==> flow/design.v <==
`timescale 1ns / 1ps
module Register #(parameter [15:0] RESET_VALUE = 16'h0000) (I, E, FunSel, Clock, Reset, Q);
    input wire [15:0] I;
    input wire E;
    input wire [2:0] FunSel;
    input wire Clock;
    input wire Reset;  
    output reg [15:0] Q;
    always @(posedge Clock) begin
        if (~Reset)
            Q <= RESET_VALUE;
        else if(E) begin
            case(FunSel)
                3'b000: Q <= Q - 16'd1;
                3'b001: Q <= Q + 16'd1;
                3'b010: Q <= I;
                3'b011: Q <= 16'b0;
                3'b100: Q <= {8'b0, I[7:0]};
                3'b101: Q[7:0] <= I[7:0];
                3'b110: Q[15:8] <= I[7:0];
                3'b111: Q[15:0] <= { {8{I[7]}}, I[7:0] };
            endcase
        end
    end
endmodule
`timescale 1ns / 1ps
module RegisterFile(I, OutASel, OutBSel, FunSel, RegSel, ScrSel, Clock, Reset, OutA, OutB);
    input wire [15:0] I;
    input wire [2:0] OutASel;
    input wire [2:0] OutBSel;
    input wire [2:0] FunSel;
    input wire [3:0] RegSel;
    input wire [3:0] ScrSel;
    input wire Clock;
    input wire Reset;
    output reg [15:0] OutA;
    output reg [15:0] OutB;
    wire [15:0] R1_Q, R2_Q, R3_Q, R4_Q;
    wire [15:0] S1_Q, S2_Q, S3_Q, S4_Q;
    Register R1(.I(I), .E(~RegSel[3]), .FunSel(FunSel), .Clock(Clock), .Reset(Reset), .Q(R1_Q));
    Register R2(.I(I), .E(~RegSel[2]), .FunSel(FunSel), .Clock(Clock), .Reset(Reset), .Q(R2_Q));
    Register R3(.I(I), .E(~RegSel[1]), .FunSel(FunSel), .Clock(Clock), .Reset(Reset), .Q(R3_Q));
    Register R4(.I(I), .E(~RegSel[0]), .FunSel(FunSel), .Clock(Clock), .Reset(Reset), .Q(R4_Q));
    Register S1(.I(I), .E(~ScrSel[3]), .FunSel(FunSel), .Clock(Clock), .Reset(Reset), .Q(S1_Q));
    Register S2(.I(I), .E(~ScrSel[2]), .FunSel(FunSel), .Clock(Clock), .Reset(Reset), .Q(S2_Q));
    Register S3(.I(I), .E(~ScrSel[1]), .FunSel(FunSel), .Clock(Clock), .Reset(Reset), .Q(S3_Q));
    Register S4(.I(I), .E(~ScrSel[0]), .FunSel(FunSel), .Clock(Clock), .Reset(Reset), .Q(S4_Q));
    always @(*) begin
        case(OutASel)
            3'b000: OutA = R1_Q;
            3'b001: OutA = R2_Q;
            3'b010: OutA = R3_Q;
            3'b011: OutA = R4_Q;
            3'b100: OutA = S1_Q;
            3'b101: OutA = S2_Q;
            3'b110: OutA = S3_Q;
            3'b111: OutA = S4_Q;
        endcase
        case(OutBSel)
            3'b000: OutB = R1_Q;
            3'b001: OutB = R2_Q;
            3'b010: OutB = R3_Q;
            3'b011: OutB = R4_Q;
            3'b100: OutB = S1_Q;
            3'b101: OutB = S2_Q;
            3'b110: OutB = S3_Q;
            3'b111: OutB = S4_Q;
        endcase
    end
endmodule
`timescale 1ns / 1ps
module AddressRegisterFile(I, OutCSel, OutDSel, FunSel, RegSel, Clock, Reset, OutC, OutD);
    input wire [15:0] I;
    input wire [1:0] OutCSel;
    input wire [1:0] OutDSel;
    input wire [2:0] FunSel;
    input wire [2:0] RegSel;
    input Clock;
    input Reset;
    output reg [15:0] OutC;
    output reg [15:0] OutD;
    wire [15:0] PC_Q, AR_Q, SP_Q;
    Register #(.RESET_VALUE(16'd0))   PC(.I(I), .E(~RegSel[2]), .FunSel(FunSel), .Clock(Clock), .Reset(Reset), .Q(PC_Q));
    Register #(.RESET_VALUE(16'd0))   AR(.I(I), .E(~RegSel[1]), .FunSel(FunSel), .Clock(Clock), .Reset(Reset), .Q(AR_Q));
    Register #(.RESET_VALUE(16'd255)) SP(.I(I), .E(~RegSel[0]), .FunSel(FunSel), .Clock(Clock), .Reset(Reset), .Q(SP_Q));
    always @(*) begin
        case(OutCSel)
            2'b00: OutC = PC_Q;
            2'b01: OutC = PC_Q;
            2'b10: OutC = AR_Q;
            2'b11: OutC = SP_Q;
        endcase
        case(OutDSel)
            2'b00: OutD = PC_Q;
            2'b01: OutD = PC_Q;
            2'b10: OutD = AR_Q;
            2'b11: OutD = SP_Q;
        endcase
    end
endmodule
`timescale 1ns / 1ps
module InstructionRegister(I, Write, LH, Clock, Reset, IROut, IRNext);
    input wire [7:0] I;
    input wire Write;
    input wire LH;
    input wire Clock;
    input wire Reset;
    output reg [15:0] IROut;
    output reg [15:0] IRNext;  
    always @(*) begin
        IRNext = IROut;
        if(Write) begin
            case(LH)
                1'b0: IRNext[7:0] = I;
                1'b1: IRNext[15:8] = I;
            endcase
        end
        if (~Reset)
            IRNext = 16'b0;
    end
    always @(posedge Clock) begin
        IROut <= IRNext;
    end
endmodule
`timescale 1ns / 1ps
module ArithmeticLogicUnit(A, B, FunSel, WF, Clock, Reset, ALUOut, FlagsOut, FlagsNext);
    input wire [15:0] A;
    input wire [15:0] B;
    input wire [4:0] FunSel;
    input wire WF;
    input wire Clock;
    input wire Reset;
    output reg [15:0] ALUOut;
    output reg [3:0] FlagsOut;  
    output reg [3:0] FlagsNext;  
    reg Z, C, N, O;
    reg [15:0] comp;  
    always @(*) begin
        C = 1'b0;
        N = 1'b0;
        O = 1'b0;
        comp = ~B;
        ALUOut = 16'b0;
        case(FunSel)
            5'b00000: ALUOut = {8'b0, A[7:0]};
            5'b00001: ALUOut = {8'b0, B[7:0]};
            5'b00010: ALUOut = {8'b0, ~A[7:0]};
            5'b00011: ALUOut = {8'b0, ~B[7:0]};
            5'b00100:  begin  
                ALUOut = 16'b0;
                {C, ALUOut[7:0]} = A[7:0] + B[7:0];
                    if ((~A[7] == ALUOut[7]) && (~B[7] == ALUOut[7]))
                       O = 1;
                   else
                       O = 0;
            end
            5'b00101:  begin  
                ALUOut = 16'b0;
                {C, ALUOut[7:0]} = A[7:0] + B[7:0] + FlagsOut[2];
                    if ((~A[7] == ALUOut[7]) && (~B[7] == ALUOut[7]))
                       O = 1;
                   else
                       O = 0;
            end
            5'b00110: begin  
                ALUOut = 16'b0;
                {C, ALUOut[7:0]} = A[7:0] + comp[7:0] + 1;
                if ((~A[7] == ALUOut[7]) && (B[7] == ALUOut[7]))
                    O = 1;
                else
                    O = 0;
            end
            5'b00111: ALUOut = {8'b0, A[7:0] & B[7:0]};
            5'b01000: ALUOut = {8'b0, A[7:0] | B[7:0]};
            5'b01001: ALUOut = {8'b0, A[7:0] ^ B[7:0]};
            5'b01010: ALUOut = {8'b0, ~(A[7:0] & B[7:0])};
            5'b01011: begin  
                ALUOut = {8'b0, A[6:0], 1'b0};
                C = A[7];
            end
            5'b01100: begin  
                ALUOut = {8'b0, 1'b0, A[7:1]};
                C = A[0];
            end
            5'b01101: begin  
                ALUOut = {8'b0, A[7], A[7:1]};
                C = A[0];
            end
            5'b01110: begin  
                C = A[7];
                ALUOut = {8'b0, A[6:0], FlagsOut[2]};
            end
            5'b01111: begin  
                C = A[0];
                ALUOut = {8'b0, FlagsOut[2], A[7:1]};
            end
            5'b10000: ALUOut = A;
            5'b10001: ALUOut = B;
            5'b10010: ALUOut = ~A;
            5'b10011: ALUOut = ~B;
            5'b10100: begin  
                {C, ALUOut} = A + B;
                if ((~A[15] == ALUOut[15]) && (~B[15] == ALUOut[15]))
                    O = 1;
                else
                    O = 0;
            end
            5'b10101: begin  
                {C, ALUOut} = A + B + FlagsOut[2];
                if ((~A[15] == ALUOut[15]) && (~B[15] == ALUOut[15]))
                    O = 1;
                else
                    O = 0;
            end
            5'b10110: begin  
                {C, ALUOut} = A + comp + 1;
                if ((~A[15] == ALUOut[15]) && (B[15] == ALUOut[15]))
                    O = 1;
                else
                    O = 0;
            end
            5'b10111: ALUOut = A & B;
            5'b11000: ALUOut = A | B;
            5'b11001: ALUOut = A ^ B;
            5'b11010: ALUOut = ~(A & B);
            5'b11011: begin  
                ALUOut = {A[14:0], 1'b0};
                C = A[15];
            end
            5'b11100: begin  
                ALUOut = {1'b0, A[15:1]};
                C = A[0];
            end
            5'b11101: begin  
                ALUOut = {A[15], A[15:1]};
                C = A[0];
            end
            5'b11110: begin  
                C = A[15];
                ALUOut = {A[14:0], FlagsOut[2]};
            end
            5'b11111: begin  
                C = A[0];
                ALUOut = {FlagsOut[2], A[15:1]};
            end
        endcase
        if ((FunSel[4] && ALUOut == 16'b0) || (~FunSel[4] && ALUOut[7:0] == 8'b0))
            Z = 1;
        else
            Z = 0;
        if ((FunSel != 5'b01101) && (FunSel != 5'b11101)) begin
            if ((FunSel[4] && ALUOut[15]) || (~FunSel[4] && ALUOut[7]))
                N = 1;
            else
                N = 0;
        end
    end
    always @(*) begin
        FlagsNext = FlagsOut;
        if(WF) begin
            case (FunSel[3:0])
                4'b0100: begin
                    FlagsNext[0] = O;
                    FlagsNext[2] = C;
                end
                4'b0101: begin
                    FlagsNext[0] = O;
                    FlagsNext[2] = C;
                end
                4'b0110: begin
                    FlagsNext[0] = O;
                    FlagsNext[2] = C;
                end
                4'b1011: FlagsNext[2] = C;
                4'b1100: FlagsNext[2] = C;
                4'b1101: FlagsNext[2] = C;
                4'b1110: FlagsNext[2] = C;
                4'b1111: FlagsNext[2] = C;
                default: ;
            endcase
            if ((FunSel != 5'b01101) && (FunSel != 5'b11101))
                FlagsNext[1] = N;
            FlagsNext[3] = Z;
        end
        if (~Reset)
            FlagsNext = 4'b0;
    end
    always @(posedge Clock) begin
        FlagsOut <= FlagsNext;
    end
endmodule
`timescale 1ns / 1ps
module ArithmeticLogicUnitSystem(
    RF_OutASel, RF_OutBSel, RF_FunSel, RF_RegSel, RF_ScrSel, ALU_FunSel, ALU_WF, ARF_OutCSel,
    ARF_OutDSel, ARF_FunSel, ARF_RegSel, IR_LH, IR_Write, Mem_WR, Mem_CS, MuxASel, MuxBSel, MuxCSel, Clock,
    Reset, MemData, Address, MuxCOut, IRNext, FlagsNext
    );
    input wire [2:0] RF_OutASel, RF_OutBSel, RF_FunSel;
    input wire [3:0] RF_RegSel, RF_ScrSel;
    input wire [4:0] ALU_FunSel;
    input wire ALU_WF;
    input wire [1:0] ARF_OutCSel, ARF_OutDSel;
    input wire [2:0] ARF_FunSel, ARF_RegSel;
    input wire IR_LH, IR_Write;
    input wire Mem_WR, Mem_CS;
    input wire [1:0] MuxASel, MuxBSel;
    input wire MuxCSel;
    input wire Clock;
    input wire Reset;
    input wire [7:0] MemData;
    output wire [15:0] Address;
    output reg [7:0] MuxCOut;
    output wire [15:0] IRNext;
    output wire [3:0] FlagsNext;
    reg [15:0] MuxAOut, MuxBOut;
    wire [15:0] OutA, OutB, OutC;
    wire [15:0] ALUOut;
    wire [15:0] IRFull;
    wire [7:0] IROut;
    wire [3:0] FlagsOut;
    wire [7:0] MemOut;
    assign MemOut = (~Mem_WR && ~Mem_CS) ? MemData : 8'h00;
    assign IROut = IRFull[7:0];
    RegisterFile RF(.I(MuxAOut), .OutASel(RF_OutASel), .OutBSel(RF_OutBSel), .FunSel(RF_FunSel),
        .RegSel(RF_RegSel), .ScrSel(RF_ScrSel), .Clock(Clock), .Reset(Reset), .OutA(OutA), .OutB(OutB));
    AddressRegisterFile ARF(.I(MuxBOut), .OutCSel(ARF_OutCSel), .OutDSel(ARF_OutDSel), .FunSel(ARF_FunSel),
        .RegSel(ARF_RegSel), .Clock(Clock), .Reset(Reset), .OutC(OutC), .OutD(Address));
    InstructionRegister IR(.I(MemOut), .Write(IR_Write), .LH(IR_LH), .Clock(Clock), .Reset(Reset),
        .IROut(IRFull), .IRNext(IRNext));
    ArithmeticLogicUnit ALU(.A(OutA), .B(OutB), .FunSel(ALU_FunSel), .WF(ALU_WF), .Clock(Clock), .Reset(Reset),
        .ALUOut(ALUOut), .FlagsOut(FlagsOut), .FlagsNext(FlagsNext));
    always @(*) begin
        case(MuxASel)
            2'b00: MuxAOut = ALUOut;
            2'b01: MuxAOut = OutC;
            2'b10: MuxAOut = {8'b0, MemOut};
            2'b11: MuxAOut = {8'b0, IROut};
        endcase
        case(MuxBSel)
            2'b00: MuxBOut = ALUOut;
            2'b01: MuxBOut = OutC;
            2'b10: MuxBOut = {8'b0, MemOut};
            2'b11: MuxBOut = {8'b0, IROut};
        endcase
        case(MuxCSel)
            1'b0: MuxCOut = ALUOut[7:0];
            1'b1: MuxCOut = ALUOut[15:8];
        endcase
    end
endmodule
`timescale 1ns / 1ps
module CPUSystem(Clock, Reset, T, Mem_Address, Mem_WData, Mem_RData, Mem_Read, Mem_Write);
    input wire Clock;
    input wire Reset;
    output wire [7:0] T;
    output wire [15:0] Mem_Address;
    output wire [7:0] Mem_WData;
    input wire [7:0] Mem_RData;
    output wire Mem_Read;
    output wire Mem_Write;
    reg [2:0] RF_OutASel, RF_OutBSel, RF_FunSel;
    reg [3:0] RF_RegSel, RF_ScrSel;
    reg [4:0] ALU_FunSel;
    reg ALU_WF;
    reg [1:0] ARF_OutCSel, ARF_OutDSel;
    reg [2:0] ARF_FunSel, ARF_RegSel;
    reg IR_LH, IR_Write;
    reg Mem_WR, Mem_CS;
    reg [1:0] MuxASel, MuxBSel;
    reg MuxCSel;
    reg [5:0] D;
    reg [1:0] RSEL;
    reg S;
    reg [2:0] DSTREG, SREG1, SREG2;
    reg [7:0] _T;
    reg [7:0] T_n;
    reg [2:0] q_RF_OutASel, q_RF_OutBSel, q_RF_FunSel;
    reg [3:0] q_RF_RegSel, q_RF_ScrSel;
    reg [4:0] q_ALU_FunSel;
    reg q_ALU_WF;
    reg [1:0] q_ARF_OutCSel, q_ARF_OutDSel;
    reg [2:0] q_ARF_FunSel, q_ARF_RegSel;
    reg q_IR_LH, q_IR_Write;
    reg q_Mem_WR, q_Mem_CS;
    reg [1:0] q_MuxASel, q_MuxBSel;
    reg q_MuxCSel;
    reg [5:0] q_D;
    reg [1:0] q_RSEL;
    reg q_S;
    reg [2:0] q_DSTREG, q_SREG1, q_SREG2;
    reg [7:0] q_T;
    reg [7:0] q_Tout;
    wire [15:0] IRNext;
    wire [3:0] FlagsNext;
    ArithmeticLogicUnitSystem _ALUSystem(.RF_OutASel(q_RF_OutASel), .RF_OutBSel(q_RF_OutBSel), .RF_FunSel(q_RF_FunSel),
        .RF_RegSel(q_RF_RegSel), .RF_ScrSel(q_RF_ScrSel), .ALU_FunSel(q_ALU_FunSel), .ALU_WF(q_ALU_WF), .ARF_OutCSel(q_ARF_OutCSel),
        .ARF_OutDSel(q_ARF_OutDSel), .ARF_FunSel(q_ARF_FunSel), .ARF_RegSel(q_ARF_RegSel), .IR_LH(q_IR_LH), .IR_Write(q_IR_Write),
        .Mem_WR(q_Mem_WR), .Mem_CS(q_Mem_CS), .MuxASel(q_MuxASel), .MuxBSel(q_MuxBSel), .MuxCSel(q_MuxCSel), .Clock(Clock),
        .Reset(Reset), .MemData(Mem_RData), .Address(Mem_Address), .MuxCOut(Mem_WData), .IRNext(IRNext), .FlagsNext(FlagsNext)
    );
    assign T = q_Tout;
    assign Mem_Read = ~q_Mem_CS & ~q_Mem_WR;
    assign Mem_Write = ~q_Mem_CS & q_Mem_WR;
    always @(posedge Clock) begin
        q_RF_OutASel <= RF_OutASel; q_RF_OutBSel <= RF_OutBSel; q_RF_FunSel <= RF_FunSel;
        q_RF_RegSel <= RF_RegSel; q_RF_ScrSel <= RF_ScrSel;
        q_ALU_FunSel <= ALU_FunSel; q_ALU_WF <= ALU_WF;
        q_ARF_OutCSel <= ARF_OutCSel; q_ARF_OutDSel <= ARF_OutDSel;
        q_ARF_FunSel <= ARF_FunSel; q_ARF_RegSel <= ARF_RegSel;
        q_IR_LH <= IR_LH; q_IR_Write <= IR_Write;
        q_Mem_WR <= Mem_WR; q_Mem_CS <= Mem_CS;
        q_MuxASel <= MuxASel; q_MuxBSel <= MuxBSel; q_MuxCSel <= MuxCSel;
        q_D <= D; q_RSEL <= RSEL; q_S <= S;
        q_DSTREG <= DSTREG; q_SREG1 <= SREG1; q_SREG2 <= SREG2;
        q_T <= _T; q_Tout <= T_n;
    end
    always @(*) begin
        RF_OutASel = q_RF_OutASel; RF_OutBSel = q_RF_OutBSel; RF_FunSel = q_RF_FunSel;
        RF_RegSel = q_RF_RegSel; RF_ScrSel = q_RF_ScrSel;
        ALU_FunSel = q_ALU_FunSel; ALU_WF = q_ALU_WF;
        ARF_OutCSel = q_ARF_OutCSel; ARF_OutDSel = q_ARF_OutDSel;
        ARF_FunSel = q_ARF_FunSel; ARF_RegSel = q_ARF_RegSel;
        IR_LH = q_IR_LH; IR_Write = q_IR_Write;
        Mem_WR = q_Mem_WR; Mem_CS = q_Mem_CS;
        MuxASel = q_MuxASel; MuxBSel = q_MuxBSel; MuxCSel = q_MuxCSel;
        D = q_D; RSEL = q_RSEL; S = q_S;
        DSTREG = q_DSTREG; SREG1 = q_SREG1; SREG2 = q_SREG2;
        _T = q_T; T_n = q_Tout;
        if (~Reset) begin
            RF_OutASel = 3'b0; RF_OutBSel = 3'b0; RF_FunSel = 3'b0;
            ALU_FunSel = 5'b0; ALU_WF = 1'b0;
            ARF_OutCSel = 2'b0; ARF_OutDSel = 2'b0; ARF_FunSel = 3'b0;
            IR_LH = 1'b0; Mem_WR = 1'b0;
            MuxASel = 2'b0; MuxBSel = 2'b0; MuxCSel = 1'b0;
            D = 6'b0; RSEL = 2'b0; S = 1'b0;
            DSTREG = 3'b0; SREG1 = 3'b0; SREG2 = 3'b0;
            T_n = 8'd0;
            _T = 8'd1;
            IR_Write = 1'b0;
            Mem_CS = 1'b1;
            resetSel();
        end
        else begin
            case (_T)
                8'd1: begin
                    T_n = _T;
                    RF_RegSel = 4'b1111;
                    RF_ScrSel = 4'b1111;
                    Mem_CS = 1'b0;
                    Mem_WR = 1'b0;
                    IR_Write = 1'b1;
                    IR_LH = 1'b0;
                    ARF_OutDSel = 2'b00;
                    ARF_RegSel = 3'b011;
                    ARF_FunSel = 3'b001;
                    _T = 8'd2;
                end
                8'd2: begin
                    T_n = _T;
                    IR_LH = 1'b1;
                    _T = 8'd4;
                end
                8'd4: begin
                    T_n = _T;
                    IR_Write = 1'b0;
                    resetSel();
                    decode(IRNext);
                    case (D)
                        6'h00: branch_1();
                        6'h01: begin
                            if (~FlagsNext[3])
                                branch_1();
                            else _T =  8'd1;
                        end
                        6'h02: begin
                            if (FlagsNext[3])
                                branch_1();
                            else _T =  8'd1;
                        end
                        6'h03: begin
                            inc_dec_sp(1'b0);
                            _T = 8'd8;
                        end
                        6'h04: push_1();
                        6'h05: inc_dec_1();
                        6'h06: inc_dec_1();
                        6'h07: one_sreg_1();
                        6'h08: one_sreg_1();
                        6'h09: one_sreg_1();
                        6'h0A: one_sreg_1();
                        6'h0B: one_sreg_1();
                        6'h0C: two_sreg_1();
                        6'h0D: two_sreg_1();
                        6'h0E: one_sreg_1();
                        6'h0F: two_sreg_1();
                        6'h10: two_sreg_1();
                        6'h11: mov(1'b1);
                        6'h12: ldr_1();
                        6'h13: str_1();
                        6'h14: mov(1'b0);
                        6'h15: two_sreg_1();
                        6'h16: two_sreg_1();
                        6'h17: two_sreg_1();
                        6'h18: one_sreg_1();
                        6'h19: two_sreg_1();
                        6'h1A: two_sreg_1();
                        6'h1B: two_sreg_1();
                        6'h1C: two_sreg_1();
                        6'h1D: two_sreg_1();
                        6'h1E: branch_1();
                        6'h1F: begin
                            inc_dec_sp(1'b0);
                            _T = 8'd8;
                        end
                        6'h20: ldrim();
                        6'h21: strim_1();
                    endcase
                end
                8'd8: begin
                    T_n = _T;
                    resetSel();
                    case (D)
                        6'h00: branch_2();
                        6'h01: branch_2();
                        6'h02: branch_2();
                        6'h03: pop_1();
                        6'h04: push_2();
                        6'h05: inc_dec_2(3'b001);
                        6'h06: inc_dec_2(3'b000);
                        6'h07: one_sreg_2(5'b11011, 1'b0);
                        6'h08: one_sreg_2(5'b11100, 1'b0);
                        6'h09: one_sreg_2(5'b11101, 1'b0);
                        6'h0A: one_sreg_2(5'b11110, 1'b0);
                        6'h0B: one_sreg_2(5'b11111, 1'b0);
                        6'h0C: two_sreg_2();
                        6'h0D: two_sreg_2();
                        6'h0E: one_sreg_2(5'b10010, 1'b0);
                        6'h0F: two_sreg_2();
                        6'h10: two_sreg_2();
                        6'h12: ldr_2();
                        6'h13: str_2();
                        6'h15: two_sreg_2();
                        6'h16: two_sreg_2();
                        6'h17: two_sreg_2();
                        6'h18: one_sreg_2(5'b10000, S);
                        6'h19: two_sreg_2();
                        6'h1A: two_sreg_2();
                        6'h1B: two_sreg_2();
                        6'h1C: two_sreg_2();
                        6'h1D: two_sreg_2();
                        6'h1E: bx_1();
                        6'h1F: bl_1();
                        6'h21: strim_2();
                    endcase
                end
                8'd16: begin
                    T_n = _T;
                    resetSel();
                    case (D)
                        6'h00: branch_3();
                        6'h01: branch_3();
                        6'h02: branch_3();
                        6'h03: pop_2();
                        6'h0C: two_sreg_3(5'b10111, 1'b0);
                        6'h0D: two_sreg_3(5'b11000, 1'b0);
                        6'h0F: two_sreg_3(5'b11001, 1'b0);
                        6'h10: two_sreg_3(5'b11010, 1'b0);
                        6'h15: two_sreg_3(5'b10100, 1'b0);
                        6'h16: two_sreg_3(5'b10101, 1'b0);
                        6'h17: two_sreg_3(5'b10110, 1'b0);
                        6'h19: two_sreg_3(5'b10100, S);
                        6'h1A: two_sreg_3(5'b10110, S);
                        6'h1B: two_sreg_3(5'b10111, S);
                        6'h1C: two_sreg_3(5'b11000, S);
                        6'h1D: two_sreg_3(5'b11001, S);
                        6'h1E: bx_2();
                        6'h1F: bl_2();
                        6'h21: strim_3();
                    endcase
                end
                8'd32: begin
                    T_n = _T;
                    resetSel();
                    case (D)
                        6'h1E: bx_3();
                        6'h1F: bl_3();
                        6'h21: strim_4();
                    endcase
                end
                 8'd64: begin
                    T_n = _T;
                    resetSel();
                    case (D)
                        6'h21: begin
                            strim_5();
                        end
                    endcase
                end
                default: resetSel();
            endcase
        end
    end
    task decode (input [15:0] IR);
    begin
        D = IR[15:10];
        RSEL = IR[9:8];
        S = IR[9];
        DSTREG = IR[8:6];
        SREG1 = IR[5:3];
        SREG2 = IR[2:0];
    end
    endtask
    task resetSel ();
    begin
        Mem_CS = 1'b1;
        ARF_RegSel = 3'b111;
        RF_RegSel = 4'b1111;
        RF_ScrSel = 4'b1111;
    end
    endtask
    task branch_1 ();
    begin
        ARF_OutCSel = 2'b00;  
        MuxASel = 2'b01;  
        RF_ScrSel = 4'b0111;  
        RF_FunSel = 3'b010;
        _T = 8'd8;
        end
    endtask
    task branch_2 ();
    begin
        MuxASel = 2'b11;  
        RF_ScrSel = 4'b1011;  
        RF_FunSel = 3'b111;
        _T = 8'd16;
    end
    endtask
    task branch_3 ();
    begin
        RF_OutASel = 3'b100;  
        RF_OutBSel = 3'b101;  
        MuxBSel = 2'b00;
        ARF_RegSel = 3'b011;  
        ARF_FunSel = 3'b010;
        ALU_FunSel = 5'b10100;
        ALU_WF = 1'b0;
        _T = 8'd1;
    end
    endtask
    task inc_dec_sp (input id);
    begin
        ARF_RegSel = 3'b110;  
        ARF_FunSel = id ? 3'b000 : 3'b001;
    end
    endtask
    task  pop_1 ();
    begin
        Mem_CS = 1'b0;
        Mem_WR = 1'b0;  
        ARF_OutDSel = 2'b11;  
        MuxASel = 2'b10;  
        case (RSEL)
            2'b00: RF_RegSel = 4'b0111;  
            2'b01: RF_RegSel = 4'b1011;  
            2'b10: RF_RegSel = 4'b1101;  
            2'b11: RF_RegSel = 4'b1110;  
        endcase
        RF_FunSel = 3'b100;
        inc_dec_sp(1'b0);
        _T = 8'd16;
    end
    endtask
    task pop_2 ();
    begin
        Mem_CS = 1'b0;
        Mem_WR = 1'b0;  
        ARF_OutDSel = 2'b11;  
        MuxASel = 2'b10;  
        case (RSEL)
            2'b00: RF_RegSel = 4'b0111;  
            2'b01: RF_RegSel = 4'b1011;  
            2'b10: RF_RegSel = 4'b1101;  
            2'b11: RF_RegSel = 4'b1110;  
        endcase
        RF_FunSel = 3'b110;
        _T = 8'd1;
    end
    endtask
    task push_1 ();
    begin
        Mem_CS = 1'b0;
        Mem_WR = 1'b1;  
        ARF_OutDSel = 2'b11;  
        RF_OutASel = {1'b0, RSEL};
        MuxCSel = 1'b1;  
        ALU_FunSel = 5'b10000;
        ALU_WF = 1'b0;
        inc_dec_sp(1'b1);
        _T = 8'd8;
    end
    endtask
    task push_2 ();
    begin
        Mem_CS = 1'b0;
        Mem_WR = 1'b1;  
        ARF_OutDSel = 2'b11;  
        RF_OutASel = {1'b0, RSEL};
        MuxCSel = 1'b0;  
        ALU_FunSel = 5'b10000;
        ALU_WF = 1'b0;
        inc_dec_sp(1'b1);
        _T = 8'd1;
    end
    endtask
    task inc_dec_1 ();
    begin
        if (DSTREG[2]) begin
            case (DSTREG)
                3'b100: RF_RegSel = 4'b0111;  
                3'b101: RF_RegSel = 4'b1011;  
                3'b110: RF_RegSel = 4'b1101;  
                3'b111: RF_RegSel = 4'b1110;  
            endcase
            RF_FunSel = 3'b010;
        end
        else begin
            case (DSTREG)
                3'b000: ARF_RegSel = 3'b011;  
                3'b001: ARF_RegSel = 3'b011;  
                3'b010: ARF_RegSel = 3'b110;  
                3'b011: ARF_RegSel = 3'b101;  
            endcase
            ARF_FunSel = 3'b010;
        end
        if (SREG1[2]) begin
            RF_OutASel = {1'b0, SREG1[1:0]};
            ALU_FunSel = 5'b10000;
            ALU_WF = 1'b0;
            if (DSTREG[2])
                MuxASel = 2'b00;  
            else
                MuxBSel = 2'b00;  
        end
        else begin
            case (SREG1)
                3'b000: ARF_OutCSel = 2'b00;  
                3'b001: ARF_OutCSel = 2'b00;  
                3'b010: ARF_OutCSel = 2'b11;  
                3'b011: ARF_OutCSel = 2'b10;  
            endcase
            if (DSTREG[2])
                MuxASel = 2'b01;  
            else
                MuxBSel = 2'b01;  
        end
        _T = 8'd8;
    end
    endtask
    task inc_dec_2 (input [2:0] opcode);
    begin
        if (DSTREG[2]) begin
            case (DSTREG)
                3'b100: RF_RegSel = 4'b0111;  
                3'b101: RF_RegSel = 4'b1011;  
                3'b110: RF_RegSel = 4'b1101;  
                3'b111: RF_RegSel = 4'b1110;  
            endcase
            RF_FunSel = opcode;
        end
        else begin
            case (DSTREG)
                3'b000: ARF_RegSel = 3'b011;  
                3'b001: ARF_RegSel = 3'b011;  
                3'b010: ARF_RegSel = 3'b110;  
                3'b011: ARF_RegSel = 3'b101;  
            endcase
            ARF_FunSel = opcode;
        end
        _T = 8'd1;
    end
    endtask
    task one_sreg_1 ();
    begin
        if (~SREG1[2]) begin
            case (SREG1)
                3'b000: ARF_OutCSel = 2'b00;  
                3'b001: ARF_OutCSel = 2'b00;  
                3'b010: ARF_OutCSel = 2'b11;  
                3'b011: ARF_OutCSel = 2'b10;  
            endcase
            RF_ScrSel = 4'b0111;  
            MuxASel = 2'b01;  
            RF_FunSel = 3'b010;
        end
        _T = 8'd8;
    end
    endtask
    task one_sreg_2 (input [4:0] opcode, input s);
    begin
        if (SREG1[2])
            RF_OutASel = {1'b0, SREG1[1:0]};
        else
            RF_OutASel = 3'b100;  
        if (DSTREG[2]) begin
            case (DSTREG)
                3'b100: RF_RegSel = 4'b0111;  
                3'b101: RF_RegSel = 4'b1011;  
                3'b110: RF_RegSel = 4'b1101;  
                3'b111: RF_RegSel = 4'b1110;  
            endcase
            RF_FunSel = 3'b010;
            MuxASel = 2'b00;  
        end
        else begin
            case (DSTREG)
                3'b000: ARF_RegSel = 3'b011;  
                3'b001: ARF_RegSel = 3'b011;  
                3'b010: ARF_RegSel = 3'b110;  
                3'b011: ARF_RegSel = 3'b101;  
            endcase
            ARF_FunSel = 3'b010;
            MuxBSel = 2'b00;  
        end
        ALU_FunSel = opcode;
        ALU_WF = s;
        _T = 8'd1;
    end
    endtask
    task two_sreg_1 ();
    begin
        if (~SREG1[2]) begin
            case (SREG1)
                3'b000: ARF_OutCSel = 2'b00;  
                3'b001: ARF_OutCSel = 2'b00;  
                3'b010: ARF_OutCSel = 2'b11;  
                3'b011: ARF_OutCSel = 2'b10;  
            endcase
            RF_ScrSel = 4'b0111;  
            MuxASel = 2'b01;  
            RF_FunSel = 3'b010;
        end
        _T = 8'd8;
    end
    endtask
    task two_sreg_2 ();
    begin
       if (~SREG2[2]) begin
            case (SREG2)
                3'b000: ARF_OutCSel = 2'b00;  
                3'b001: ARF_OutCSel = 2'b00;  
                3'b010: ARF_OutCSel = 2'b11;  
                3'b011: ARF_OutCSel = 2'b10;  
            endcase
            RF_ScrSel = 4'b1011;  
            MuxASel = 2'b01;  
            RF_FunSel = 3'b010;
        end
        _T = 8'd16;
    end
    endtask
    task two_sreg_3 (input [4:0] opcode, input s);
    begin
        if (SREG1[2]) 
            RF_OutASel = {1'b0, SREG1[1:0]};
        else
            RF_OutASel = 3'b100;  
        if (SREG2[2])
            RF_OutBSel = {1'b0, SREG2[1:0]};
        else
            RF_OutBSel = 3'b101;  
        if (DSTREG[2]) begin
            case (DSTREG)
                3'b100: RF_RegSel = 4'b0111;  
                3'b101: RF_RegSel = 4'b1011;  
                3'b110: RF_RegSel = 4'b1101;  
                3'b111: RF_RegSel = 4'b1110;  
            endcase
            RF_FunSel = 3'b010;
            MuxASel = 2'b00;  
        end
        else begin
            case (DSTREG)
                3'b000: ARF_RegSel = 3'b011;  
                3'b001: ARF_RegSel = 3'b011;  
                3'b010: ARF_RegSel = 3'b110;  
                3'b011: ARF_RegSel = 3'b101;  
            endcase
            ARF_FunSel = 3'b010;
            MuxBSel = 2'b00;  
        end
        ALU_FunSel = opcode;
        ALU_WF = s;
        _T = 8'd1;
    end
    endtask
    task mov (input lh);
    begin
        case(RSEL)
            2'b00: RF_RegSel = 4'b0111;  
            2'b01: RF_RegSel = 4'b1011;  
            2'b10: RF_RegSel = 4'b1101;  
            2'b11: RF_RegSel = 4'b1110;  
        endcase
        RF_FunSel = lh ? 3'b110 : 3'b101;
        MuxASel = 2'b11;  
        _T = 8'd1;
    end
    endtask
    task ldr_1 ();
    begin
        Mem_CS = 1'b0;
        Mem_WR = 1'b0;  
        ARF_OutDSel = 2'b10;  
        MuxASel = 2'b10;  
        case (RSEL)
            2'b00: RF_RegSel = 4'b0111;  
            2'b01: RF_RegSel = 4'b1011;  
            2'b10: RF_RegSel = 4'b1101;  
            2'b11: RF_RegSel = 4'b1110;  
        endcase
        RF_FunSel = 3'b100;
        inc_dec_sp(1'b0);
        _T = 8'd8;
    end
    endtask
    task ldr_2 ();
    begin
        Mem_CS = 1'b0;
        Mem_WR = 1'b0;  
        ARF_OutDSel = 2'b10;  
        MuxASel = 2'b10;  
        case (RSEL)
            2'b00: RF_RegSel = 4'b0111;  
            2'b01: RF_RegSel = 4'b1011;  
            2'b10: RF_RegSel = 4'b1101;  
            2'b11: RF_RegSel = 4'b1110;  
        endcase
        RF_FunSel = 3'b110;
        inc_dec_sp(1'b1);
        _T = 8'd1;
    end
    endtask
    task str_1 ();
    begin
        Mem_CS = 1'b0;
        Mem_WR = 1'b1;  
        ARF_OutDSel = 2'b10;  
        RF_OutASel = {1'b0, RSEL};
        MuxCSel = 1'b0;  
        ALU_FunSel = 5'b10000;
        ALU_WF = 1'b0;
        inc_dec_sp(1'b0);
        _T = 8'd8;
    end
    endtask
    task str_2 ();
    begin
        Mem_CS = 1'b0;
        Mem_WR = 1'b1;  
        ARF_OutDSel = 2'b10;  
        RF_OutASel = {1'b0, RSEL};
        MuxCSel = 1'b1;  
        ALU_FunSel = 5'b10000;
        ALU_WF = 1'b0;
        inc_dec_sp(1'b1);
        _T = 8'd1;
    end
    endtask
    task bx_1 ();
    begin
        Mem_CS = 1'b0;
        Mem_WR = 1'b1;  
        ARF_OutDSel = 2'b11;  
        RF_OutASel = 3'b100;  
        MuxCSel = 1'b1;  
        ALU_FunSel = 5'b10000;
        ALU_WF = 1'b0;
        inc_dec_sp(1'b1);
        _T = 8'd16;
    end
    endtask
    task bx_2 ();
    begin
        Mem_CS = 1'b0;
        Mem_WR = 1'b1;  
        ARF_OutDSel = 2'b11;  
        RF_OutASel = 3'b100;  
        MuxCSel = 1'b0;  
        ALU_FunSel = 5'b10000;
        ALU_WF = 1'b0;
        inc_dec_sp(1'b1);
        _T = 8'd32;
    end
    endtask
    task bx_3 ();
    begin
        ARF_RegSel = 3'b011;  
        ARF_FunSel = 3'b010;
        RF_OutASel = {1'b0, RSEL};
        MuxBSel = 2'b00;  
        ALU_FunSel = 5'b10000;
        ALU_WF = 1'b0;
        _T = 8'd1;
    end
    endtask
    task bl_1 ();
    begin
        Mem_CS = 1'b0;
        Mem_WR = 1'b0;  
        ARF_OutDSel = 2'b11;  
        MuxBSel = 2'b10;  
        RF_ScrSel = 4'b0111;  
        RF_FunSel = 3'b100;
        inc_dec_sp(1'b0);
        _T = 8'd16;
    end
    endtask
    task bl_2 ();
    begin
        Mem_CS = 1'b0;
        Mem_WR = 1'b0;  
        ARF_OutDSel = 2'b11;  
        MuxBSel = 2'b10;  
        RF_ScrSel = 4'b0111;  
        RF_FunSel = 3'b110;
        _T = 8'd32;
    end
    endtask
    task bl_3 ();
    begin
        ARF_RegSel = 3'b011;  
        ARF_FunSel = 3'b010;
        RF_OutASel = 3'b100;  
        MuxBSel = 2'b00;  
        ALU_FunSel = 5'b10000;
        ALU_WF = 1'b0;
        _T = 8'd1;
    end
    endtask
    task ldrim ();
    begin
        case (RSEL)
            2'b00: RF_RegSel = 4'b0111;  
            2'b01: RF_RegSel = 4'b1011;  
            2'b10: RF_RegSel = 4'b1101;  
            2'b11: RF_RegSel = 4'b1110;  
        endcase
        RF_FunSel = 3'b100;
        MuxASel = 2'b11;  
        _T = 8'd1;
    end
    endtask
    task strim_1 ();
    begin
        RF_ScrSel = 4'b0111;  
        RF_FunSel = 3'b010;
        ARF_OutCSel = 2'b10;  
        MuxASel = 2'b01;  
        _T = 8'd8;
    end
    endtask
    task strim_2 ();
    begin
        RF_ScrSel = 4'b1011;  
        RF_FunSel = 3'b010;
        MuxASel = 2'b11;  
        _T = 8'd16;
    end
    endtask
    task strim_3 ();
    begin
        RF_OutASel = 3'b100;  
        RF_OutBSel = 3'b101;  
        ALU_FunSel = 5'b10100;
        ALU_WF = 1'b0;
        ARF_RegSel = 3'b101;  
        ARF_FunSel = 3'b010;
        MuxBSel = 2'b00;  
        _T = 8'd32;
    end
    endtask
    task strim_4 ();
    begin
        Mem_CS = 1'b0;
        Mem_WR = 1'b1;  
        ARF_OutDSel = 2'b10;  
        RF_OutASel = {1'b0, RSEL};
        MuxCSel = 1'b0;  
        ALU_FunSel = 5'b10000;
        ALU_WF = 1'b0;
        ARF_RegSel = 3'b101;  
        ARF_FunSel = 3'b001;
        _T = 8'd64;
    end
    endtask
    task strim_5 ();
    begin
        Mem_CS = 1'b0;
        Mem_WR = 1'b1;  
        ARF_OutDSel = 2'b10;  
        RF_OutASel = {1'b0, RSEL};
        MuxCSel = 1'b1;  
        ALU_FunSel = 5'b10000;
        ALU_WF = 1'b0;
        ARF_RegSel = 3'b101;  
        ARF_FunSel = 3'b001;
        _T = 8'd1;
    end
    endtask
endmodule
# ---- Reports on CPUSystem
# The steps from the RTL of CPUSystem to its reports follow in flow order.
# Lines are those of the file above, counted from 1.
# Operators carry their Yosys type and port widths (W data, S select, Z words).
# Cell names lack the library's common part.
# Not given: -
dict set report inputs {
  design {CPUSystem}
  clock {Clock}
  library {sky130hd}
  pvt_corner {tt_025C_1v80}
}

# ---- Word-level counts
# Counts by Yosys on the flattened word-level netlist (proc, flatten, opt, wreduce; memories kept). Register bits leave out memories and registers merged into their read ports (data or address). Print and check cells are left out.
dict set report bits {
  register_bits 272
  latch_bits 0
  ram_bits 0
  romBits 0
  clocked_rd_ports_x_width 0
  memories 0
  input_bits 10
  out_inout_bits 34
}
dict set report op_classes {
  add_sub_neg 30
  mul 0
  div 0
  compare 0
  n_eq 245
  shift 0
  muxes 187
  logic 34
  n_reduce_logical 153
}
# cell n
set ops {}
lappend ops {{$pmux W8 S6} 11}
lappend ops {{$pmux W8 S4} 12}
lappend ops {{$pmux W16 S8} 2}
lappend ops {{$pmux W8 S26} 1}
lappend ops {{$eq A6 B5 Y1 const B} 30}
lappend ops {{$add A16 B1 Y16 const B} 11}
lappend ops {{$sub A16 B1 Y16 const B} 11}
lappend ops {{$pmux W8 S16} 1}
lappend ops {{$pmux W16 S4} 2}
lappend ops {{$pmux W4 S4} 7}
lappend ops {{$eq A6 B4 Y1 const B} 16}
lappend ops {{$pmux W16 S3} 2}
lappend ops {{$pmux W8 S2} 6}
lappend ops {{$eq A5 B5 Y1 const B} 16}
lappend ops {{$ne A3 B3 Y1 const B} 25}
lappend ops {{$eq A3 B3 Y1 const B} 24}
lappend ops {{$reduce_or A2 Y1} 31}
lappend ops {{$mux W3} 20}
lappend ops {{$pmux W8 S7} 1}
lappend ops {{$pmux W3 S3} 6}
lappend ops {{$pmux W3 S2} 9}
lappend ops {{$not A16 Y16} 3}
lappend ops {{$reduce_or A16 Y1} 3}
lappend ops {{$eq A3 B2 Y1 const B} 16}
lappend ops {{$eq A6 B3 Y1 const B} 8}
lappend ops {{$pmux W3 S8} 2}
lappend ops {{$reduce_and A2 Y1} 23}
lappend ops {{$mux W2} 22}
# Other operator kinds: 107; their cells: 328.

# ---- Longest topological paths
# Longest topological path by Yosys (ltp), each cell counted once; first at word level (registers and memories cut), then after technology mapping (sequential cells cut; the memories' decode and read muxes count).
dict set report logic_depth {
  depth_word 15
  ABC_AREA 0
  depth_mapped 24
}

# ---- Mapped cells and area
# Yosys stat after the flow's synthesis: flattened, memories mapped to cells. It holds for the ABC_AREA given above (unset counts as 0); a run with the other value may have another netlist.
# cell_type n type_area_um2
set by_type {}
lappend by_type {dfxtp_1 237 4744.55}
lappend by_type {a21oi_1 311 1.56E+03}
lappend by_type {nand2_1 408 1.53E+03}
lappend by_type {o21ai_0 295 1.48E+03}
lappend by_type {nor2_1 325 1219.92}
lappend by_type {clkbuf_1 280 1.05E+03}
lappend by_type {ha_1 68 850.816}
lappend by_type {nand3_1 152 760.73}
lappend by_type {xnor2_1 85 744.464}
lappend by_type {mux2i_1 65 650.624}
lappend by_type {a22oi_1 71 533.011}
lappend by_type {nor3_1 98 490.47}
lappend by_type {or3_1 71 444.176}
lappend by_type {inv_1 111 416.65}
lappend by_type {a31oi_1 62 387.872}
lappend by_type {a221oi_1 42 367.853}
lappend by_type {o221ai_1 41 359.094}
lappend by_type {a211oi_1 47 352.838}
# Not listed: further types 91, cells in them 813.
dict set report synth_totals {
  cell_count 3582
  synth_area_mm2 0.0242658
  seq_area_mm2 0.0047446
  flip_flops 237
}
# By module: a second synthesis without flattening, with its own total; a netlist apart from the flattened one above.
dict set report hier_totals {
  hier_cells 4835
  area_unflattened_mm2 0.0346695
}
# Rows give one instance, submodules left out.
# mod n_inst cells area_mm2 mod_seq_area_mm2
set modules {}
lappend modules {Register 8 247 0.0017905 0.0003203}
lappend modules {CPUSystem 1 785 0.0055578 0.0014013}
lappend modules {ArithmeticLogicUnit 1 749 0.0049973 0.0000801}
lappend modules {{Register #(RESET_VALUE=0)} 2 247 0.0017905 0.0003203}
lappend modules {RegisterFile 1 308 0.0021358 0}
lappend modules {{Register #(RESET_VALUE=255)} 1 277 0.0018831 0.0003203}
lappend modules {ArithmeticLogicUnitSystem 1 75 0.0008683 0}
lappend modules {AddressRegisterFile 1 109 0.0007019 0}
lappend modules {InstructionRegister 1 62 0.0006206 0.0003203}

# ---- Worst setup path after synthesis
# Path of least setup slack by OpenSTA after synthesis, without wires, with an ideal clock, recovery checks aside; 20% of the period is set as input and as output delay. Where synthesis merged equal registers, the netlist keeps one of their names.
dict set report synth_path {
  kind {register -> output}
  start {register q_RF_OutBSel[2]}
  end {output port Mem_WData[7]}
  period_ns 12.0
  out_delay_ns 2.400
  arrival_ns 3.925
  required_ns 9.600
  slack_ns 5.675
  path_delay_ns 3.925
  path_stages 19
  path_buffers 3
  synth_period_reached_ns 6.325
}
# "path_delay_ns" is the arrival time less input delay plus setup time.
# At an output port there is no setup time.
# "path_stages" counts driving pins, that of a launching flip-flop among them; a cell with two outputs on the path counts twice.
# "synth_period_reached_ns" = period - worst setup slack (recovery checks aside). The figure is calculated, with input and output delays left at 20% of the set period.
# The rows between start and end are the longest chain of elaborated cells between them; the timing report does not say that the signal goes this way. Where chains are equally long, one stands for them.
# Each line given opens the expression or statement behind the cell; cells for indexed reads and writes are added by Yosys, which also makes memories of some case tables.
dict set report synth_between {
  cell_sequence {dfxtp_1 -> buf_4 -> nor2b_1 -> buf_6 -> a22o_1 -> a221o_1 -> o21a_1 -> ha_1 -> buf_2 -> inv_1 -> a221oi_2 -> nand4_1 -> a31o_1 -> a311oi_2 -> or3_1 -> a21oi_1 -> or4_1 -> a21oi_2 -> mux2i_1}
  elab_chain_len 7
}
# item line
set synth_lines {}
lappend synth_lines {{start: declaration} 377} ;# reg [2:0] q_RF_OutASel, q_RF_OutBSel, q_RF_FunSel;
lappend synth_lines {{start: assignment} 405} ;# q_RF_OutASel <= RF_OutASel; q_RF_OutBSel <= RF_OutBSel; q_RF_FunSel <= RF_FunSel;
lappend synth_lines {{$eq A3 B3 Y1} 59} ;# case(OutBSel)
lappend synth_lines {{$pmux W16 S8} 59}
lappend synth_lines {{$not A16 Y16} 142} ;# comp = ~B;
lappend synth_lines {{$add A16 B16 Y17} 216} ;# {C, ALUOut} = A + comp + 1;
lappend synth_lines {{$add A17 B1 Y17} 216}
lappend synth_lines {{$pmux W8 S16} 144} ;# case(FunSel)
lappend synth_lines {{$pmux W8 S2} 345} ;# case(MuxCSel)
lappend synth_lines {{end: declaration} 357} ;# output wire [7:0] Mem_WData;

# ---- Timing after layout
# Path of least setup slack in the final report of record 1 (OpenROAD, finished layout, wires in). Where an end is a register, its clock arrival counts in the times.
dict set report layout_path {
  kind {register -> output}
  start {register q_RF_OutASel[2]}
  end {output port Mem_WData[7]}
  period_ns 10.9
  out_delay_ns 2.18
  arrival_ns 7.37
  required_ns 8.72
  slack_ns 1.35
  path_stages 17
  path_buffers 1
}
# The rows between start and end are the longest chain of elaborated cells between them; the timing report does not say that the signal goes this way. Where chains are equally long, one stands for them.
dict set report layout_between {
  cell_sequence {dfxtp_2 -> nor2b_1 -> a221oi_1 -> o22ai_1 -> inv_1 -> ha_1 -> inv_1 -> a21oi_1 -> nand4_1 -> a31o_1 -> a311oi_2 -> or3_1 -> a21oi_1 -> or4_1 -> a21oi_2 -> mux2i_1 -> clkdlybuf4s50_1}
  elab_chain_len 6
}
# item line
set layout_lines {}
lappend layout_lines {{start: declaration} 377} ;# reg [2:0] q_RF_OutASel, q_RF_OutBSel, q_RF_FunSel;
lappend layout_lines {{start: assignment} 405} ;# q_RF_OutASel <= RF_OutASel; q_RF_OutBSel <= RF_OutBSel; q_RF_FunSel <= RF_FunSel;
lappend layout_lines {{$eq A3 B3 Y1} 49} ;# case(OutASel)
lappend layout_lines {{$pmux W16 S8} 49}
lappend layout_lines {{$add A16 B16 Y17} 216} ;# {C, ALUOut} = A + comp + 1;
lappend layout_lines {{$add A17 B1 Y17} 216}
lappend layout_lines {{$pmux W8 S16} 144} ;# case(FunSel)
lappend layout_lines {{$pmux W8 S2} 345} ;# case(MuxCSel)
lappend layout_lines {{end: declaration} 357} ;# output wire [7:0] Mem_WData;

# Design CPUSystem on sky130hd. What follows are 3 stored runs of the flow, each under its own settings; their order means nothing. The constraints put input and output delay at 20% of the set period each and load the outputs with 0.01 pF.
# By "period_reached_ns" is meant the clock period of the run minus its worst setup slack. This is arithmetic on one report: input and output delays are still those of the set period (20% each).
# "worst_path_time_ns" = time allowed to the worst setup path (clock period - input delay - output delay, where it has them) - its slack; a late launch clock adds to it, a late capture clock takes from it.
# "fin_power_uw" rests on the timing tool's default activity at the inputs, not on a simulated workload.
run="record 1" settings CORE_ASPECT_RATIO=0.64 CORE_UTILIZATION=21 CTS_CLUSTER_SIZE=11 MAX_ROUTING_LAYER="met5" MIN_ROUTING_LAYER="met2" PLACE_DENSITY_LB_ADDON=0.13 SETUP_SLACK_MARGIN=-0.81 SLEW_MARGIN=10 TNS_END_PERCENT=15 period_ns=10.9 CAP_MARGIN=20 CORE_MARGIN=2
run="record 1" results layout_stdcell_area_mm2=0.026862 ws_hold_ns=0.454 period_reached_ns=9.547 synthesis_area_mm2=0.0242658 fin_ws_ns=1.353 fin_power_uw=4053 design_die_area_mm2=0.118353 fin_util_frac=0.235 tns_ns=0.000 worst_path_time_ns=7.37 timing.worst_path_kind="register -> output"
run="record 2" settings ABC_AREA=1 CAP_MARGIN=15 CELL_PAD_IN_SITES_DETAIL_PLACEMENT=0 CELL_PAD_IN_SITES_GLOBAL_PLACEMENT=3 CORE_ASPECT_RATIO=0.82 CORE_UTILIZATION=30 GPL_ROUTABILITY_DRIVEN=1 MAX_ROUTING_LAYER="met5" MIN_ROUTING_LAYER="met2" PLACE_DENSITY_LB_ADDON=0.24 SETUP_SLACK_MARGIN=-0.87 SLEW_MARGIN=10 TNS_END_PERCENT=80 period_ns=11.0 CORE_MARGIN=2
run="record 2" results layout_stdcell_area_mm2=0.0267381 ws_hold_ns=0.459 period_reached_ns=8.512 synthesis_area_mm2=0.0241832 fin_ws_ns=2.488 fin_power_uw=6265 design_die_area_mm2=0.0829084 fin_util_frac=0.334 tns_ns=0.000 worst_path_time_ns=6.31 timing.worst_path_kind="register -> output"
run="record 3" settings CELL_PAD_IN_SITES_DETAIL_PLACEMENT=1 CELL_PAD_IN_SITES_GLOBAL_PLACEMENT=3 CORE_ASPECT_RATIO=1.42 CORE_MARGIN=10 CORE_UTILIZATION=56 CTS_CLUSTER_DIAMETER=68 GPL_TIMING_DRIVEN=1 PLACE_DENSITY_LB_ADDON=0.03 SETUP_SLACK_MARGIN=1.62 period_ns=6.54 CAP_MARGIN=20 SLEW_MARGIN=20
run="record 3" outcome="not finished: placement ended with error FLW-0024"
